==> flow/design.v <==
`timescale 1ns / 1ps
module division_float_32(clock, start, operand1, operand2, result, finish, illegal);
	input clock;  
	input start;  
	input [31:0] operand1, operand2;  
	output reg [31:0] result;  
	output reg finish;  
	output illegal;  
	reg [7:0] exponent;
	reg [23:0] significand1, significand2;
	reg [95:0] temp_operand1, temp_operand2;  
	reg [95:0] sub_result;
	reg [5:0] step;  
	always @(posedge clock) begin  
		if(start) begin
			significand1 = {1'b1, operand1[22:0]};
			significand2 = {1'b1, operand2[22:0]};
			temp_operand1 = {significand1, 24'b0};  
			temp_operand2 = {significand2, 48'b0};  
			finish = 0;
			step = 0;
		end
		if(step == 48) begin  
			sub_result = temp_operand1;  
			exponent = 127 + operand1[30:23] - operand2[30:23];
			if(sub_result[72:48] * 2 > significand2) begin
				sub_result = sub_result + 1;
			end
			if(sub_result[24]) begin
				result[22:0] = sub_result[23:1];
			end else begin
				exponent = exponent - 1;
				result[22:0] = sub_result[22:0];
			end
			if((127 + operand1[30:23]) < operand2[30:23]) begin
				exponent = 0;
			end
			result[31] = operand1[31] ^ operand2[31];
			result[30:23] = exponent;
			if(operand1 == 0) result = 0;
			finish = 1;
		end else begin  
			temp_operand1 = temp_operand1 << 1;  
			if (temp_operand1 >= temp_operand2) temp_operand1 = temp_operand1 - temp_operand2 + 1;
			step = step + 1;  
		end
	end
	assign illegal = (operand2 == 0) ? 1 : 0;  
endmodule
# Tool chain data of division_float_32
# Each step is given for the RTL above and for the edited RTL.
# "before" refers to lines of the RTL above, "after" to lines of the edited file.
# "change": "after" minus "before" as printed here. "change_rel_pct": 100 x difference / "before".
# Library cell names are shortened.
# The mark - stands for no value.
# inputs
design	division_float_32
clk_port	clock
cell_library	sky130hd
lib_corner	tt_025C_1v80

# Edit of the RTL
# The edit as a unified diff against the file above.
# A script made this edit. It changes what the design does and was not meant as an optimisation.
# begin of diff
@@ -1,10 +1,12 @@
 `timescale 1ns / 1ps
-module division_float_32(clock, start, operand1, operand2, result, finish, illegal);
+module division_float_32(clock, start, operand1, operand2_pin, result, finish, illegal);
 	input clock;  
 	input start;  
-	input [31:0] operand1, operand2;  
+	input [31:0] operand1, operand2_pin;  
 	output reg [31:0] result;  
 	output reg finish;  
 	output illegal;  
+	reg [31:0] operand2;
+	always @(posedge clock) operand2 <= operand2_pin;
 	reg [7:0] exponent;
 	reg [23:0] significand1, significand2;
# end of diff

# After elaboration
# Counts by Yosys on the flattened word-level netlist (proc, flatten, opt, wreduce; memories kept). Register bits leave out memories and registers merged into their read ports (data or address). Print and check cells are left out. Cells with the same type and inputs are merged into one.
# bits
item	before	after	change	change_rel_pct
inputBits	66	66	0	0.00
out_inout_bits	34	34	0	0.00
register_bits	255	287	32	12.55
# classes
item	before	after	change	change_rel_pct
mux	12	12	0	0.00
reduce_and_logical	3	3	0	0.00
cmp	3	3	0	0.00
addsub	7	7	0	0.00
bitwise	1	1	0	0.00
equal	1	1	0	0.00
# Unchanged operator kinds not shown: 21.

# Longest topological paths
# Yosys ltp: most cells in a row. Word level: on the elaborated netlist, between registers, memories and ports. Mapped: between sequential cells and ports; inverters and the memories' decode and read muxes count.
# logic_depth
item	before	after	change	change_rel_pct
word_depth	5	5	0	0.00
abc_area	0	0	-	-
ltp_mapped	24	24	0	0.00

# Netlist
# Yosys stat after the flow's synthesis: flattened, memories mapped to cells. It holds for the ABC_AREA given above (unset counts as 0); a run with the other value may have another netlist.
# synth_totals
item	before	after	change	change_rel_pct
mapped_cells	2658	2690	32	1.20
buffers	99	99	0	0.00
synth_area_um2	20771.2	21411.8	640.6	3.08
flip_flops	254	286	32	12.60
# by_type
type	before	after	change	change_rel_pct
dfxtp_1	222	254	32	14.41
# Unchanged cell types not shown: 101.

# Path before layout
# OpenSTA on the mapped netlist: ideal clock, no wires. The path of least setup slack (recovery checks aside). Input and output delay are each 20% of the period. Register names are those of the netlist, which keeps one name where synthesis merged equal registers.
# synth_timing
item	before	after	change	change_rel_pct
path_type	in2reg	in2reg	-	-
start	in start	in start	-	-
end	reg temp_operand1[89]	reg temp_operand1[89]	-	-
setup_ns	0.122	0.122	0.000	-
slack_ns	-0.007	-0.007	0.000	-
input_delay_ns	1.100	1.100	0.000	0.00
clock_period_ns	5.5	5.5	0.0	0.00
driving_pins	21	21	0	0.00
t_first_pin_ns	1.100	1.100	0.000	0.00
delay_ns	4.407	4.407	0.000	0.00
t_arrival_ns	5.385	5.385	0.000	0.00
n_path_buf	6	6	0	0.00
period_less_setup_slack_ns	5.507	5.507	0.000	0.00
# "delay_ns" is the arrival time less input delay plus setup time.
# "driving_pins": output pins that drive a net of the path, with the launching flip-flop's if there is one; two outputs of one cell count as two.
# "period_less_setup_slack_ns" = period - worst setup slack (recovery checks aside). The figure is calculated, with input and output delays left at 20% of the set period.
# Between the ends stands the longest chain of elaborated cells between them, by number of cells; it is not shown to be the way that was timed. Of several equally long chains one is given.
# A line is the first line of the expression or statement that the cell stems from. Yosys adds cells for indexed reads and writes and turns some case tables into memories.
# At most two assigning lines are given for a register; there are more.
# synth_via_before
cell_sequence	buf_6 buf_6 buf_4 clkbuf_1 buf_1 clkbuf_1 nand2_1 a21boi_0 ha_1 inv_1 fa_1 nand2b_1 nor3b_1 nand2_1 nor4_1 a211oi_2 o31ai_1 o221ai_2 xnor2_1 a221oi_1 nor2_1
elab_chain_len	5
cone_cells	9
# synth_rtl_before
item	line	source
start, declared	4	input start;
two-way mux 96 bit	15	if(start) begin
subtractor 96 bit	44	if (temp_operand1 >= temp_operand2) temp_operand1 = temp_operand1 - temp_operand2 + 1;
adder 96 x 1 -> 96 bit	44
two-way mux 96 bit	44
two-way mux 96 bit	23	if(step == 48) begin
end, assigned	18	temp_operand1 = {significand1, 24'b0};
end, assigned	43	temp_operand1 = temp_operand1 << 1;
end, declared	11	reg [95:0] temp_operand1, temp_operand2;
# synth_via_after
cell_sequence	buf_6 buf_6 buf_4 clkbuf_1 buf_1 clkbuf_1 nand2_1 a21boi_0 ha_1 inv_1 fa_1 nand2b_1 nor3b_1 nand2_1 nor4_1 a211oi_2 o31ai_1 o221ai_2 xnor2_1 a221oi_1 nor2_1
elab_chain_len	5
cone_cells	9
# synth_rtl_after
item	line	source
start, declared	4	input start;
two-way mux 96 bit	17	if(start) begin
subtractor 96 bit	46	if (temp_operand1 >= temp_operand2) temp_operand1 = temp_operand1 - temp_operand2 + 1;
adder 96 x 1 -> 96 bit	46
two-way mux 96 bit	46
two-way mux 96 bit	25	if(step == 48) begin
end, assigned	20	temp_operand1 = {significand1, 24'b0};
end, assigned	45	temp_operand1 = temp_operand1 << 1;
end, declared	13	reg [95:0] temp_operand1, temp_operand2;

# Worst path after layout
# Path of least setup slack in the final report of the runs of pair A (OpenROAD, finished layout, wires in). Where an end is a register, its clock arrival counts in the times.
# layout_timing
item	before	after	change	change_rel_pct
path_type	in2reg	in2reg	-	-
start	in start	in start	-	-
end	reg temp_operand1[82]	reg temp_operand1[86]	-	-
setup_ns	0.08	0.12	0.04	-
t_arrival_ns	5.45	5.34	-0.11	-2.02
clock_period_ns	5.5	5.5	0.0	0.00
driving_pins	20	20	0	0.00
n_path_buf	3	4	1	33.33
slack_ns	0.56	0.59	0.03	-
t_first_pin_ns	1.10	1.10	0.00	0.00
input_delay_ns	1.10	1.10	0.00	0.00
# Between the ends stands the longest chain of elaborated cells between them, by number of cells; it is not shown to be the way that was timed. Of several equally long chains one is given.
# At most two assigning lines are given for a register; there are more.
# layout_via_before
cell_sequence	buf_4 inv_4 buf_12 nand2_1 ha_1 ha_1 inv_1 fa_1 nor2b_1 o21bai_1 a31o_1 a211oi_2 o21ai_2 o41ai_1 buf_4 a21o_1 a21o_1 a21oi_1 mux2i_1 nor3_1
elab_chain_len	5
cone_cells	9
# layout_rtl_before
item	line	source
start, declared	4	input start;
two-way mux 96 bit	15	if(start) begin
subtractor 96 bit	44	if (temp_operand1 >= temp_operand2) temp_operand1 = temp_operand1 - temp_operand2 + 1;
adder 96 x 1 -> 96 bit	44
two-way mux 96 bit	44
two-way mux 96 bit	23	if(step == 48) begin
end, assigned	18	temp_operand1 = {significand1, 24'b0};
end, assigned	43	temp_operand1 = temp_operand1 << 1;
end, declared	11	reg [95:0] temp_operand1, temp_operand2;
# layout_via_after
cell_sequence	buf_4 buf_12 buf_12 nor2b_1 ha_1 ha_1 inv_1 fa_1 nor2b_1 o21bai_1 a31o_1 a211oi_2 o21ai_2 o41ai_1 buf_4 a21o_1 a31o_2 nor2_1 xor2_1 o21ai_1
elab_chain_len	5
cone_cells	9
# layout_rtl_after
item	line	source
start, declared	4	input start;
two-way mux 96 bit	17	if(start) begin
subtractor 96 bit	46	if (temp_operand1 >= temp_operand2) temp_operand1 = temp_operand1 - temp_operand2 + 1;
adder 96 x 1 -> 96 bit	46
two-way mux 96 bit	46
two-way mux 96 bit	25	if(step == 48) begin
end, assigned	20	temp_operand1 = {significand1, 24'b0};
end, assigned	45	temp_operand1 = temp_operand1 << 1;
end, declared	13	reg [95:0] temp_operand1, temp_operand2;

# Measured runs
# Both versions went through the flow (Yosys, OpenROAD) with the same settings in each pair. Constraints: input delay and output delay 20% of the set period each, output load 0.01 pF.
# flow_settings_pair_A
period_ns	5.5
CAP_MARGIN	20
CORE_MARGIN	2
CORE_UTILIZATION	40
SLEW_MARGIN	20
# measured_pair_A
item	before	after	change	change_rel_pct
ws_hold_ns	0.428	0.431	0.003	-
final_util_pct	46.5	47.0	0.5	-
dieArea_um2	53766.0	55396.7	1630.7	3.03
final_stdcell_area_um2	23880.4	24795.0	914.6	3.83
fin_power_uw	13111	13855	744	5.67
yosys.chip_area_um2	20771.2	21411.8	640.6	3.08
total_negative_slack_ns	0.000	0.000	0.000	-
clock_period_reached_ns	4.935	4.915	-0.020	-0.41
timing.setup.ws_ns	0.565	0.585	0.020	-
# flow_settings_pair_B
CORE_MARGIN	3
CORE_UTILIZATION	20
MAX_ROUTING_LAYER	met5
PLACE_DENSITY_LB_ADDON	0.13
SETUP_SLACK_MARGIN	0.32
SLEW_MARGIN	25
period_ns	6.67
CAP_MARGIN	20
# measured_pair_B
item	before	after	change	change_rel_pct
ws_hold_ns	0.427	0.428	0.001	-
final_util_pct	24.1	24.2	0.1	-
dieArea_um2	107758.0	111022.0	3264.0	3.03
final_stdcell_area_um2	24656.1	25560.8	904.7	3.67
fin_power_uw	11323	11681	358	3.16
yosys.chip_area_um2	20771.2	21411.8	640.6	3.08
total_negative_slack_ns	0.000	0.000	0.000	-
clock_period_reached_ns	5.611	5.621	0.010	0.18
timing.setup.ws_ns	1.059	1.049	-0.010	-
# "clock_period_reached_ns" is the run's clock period less its worst setup slack. It is reckoned from that one timing run; input and output delays stay at 20% of the period that was set.
# "fin_power_uw": no workload was simulated; the value follows from the tool's default switching activity.
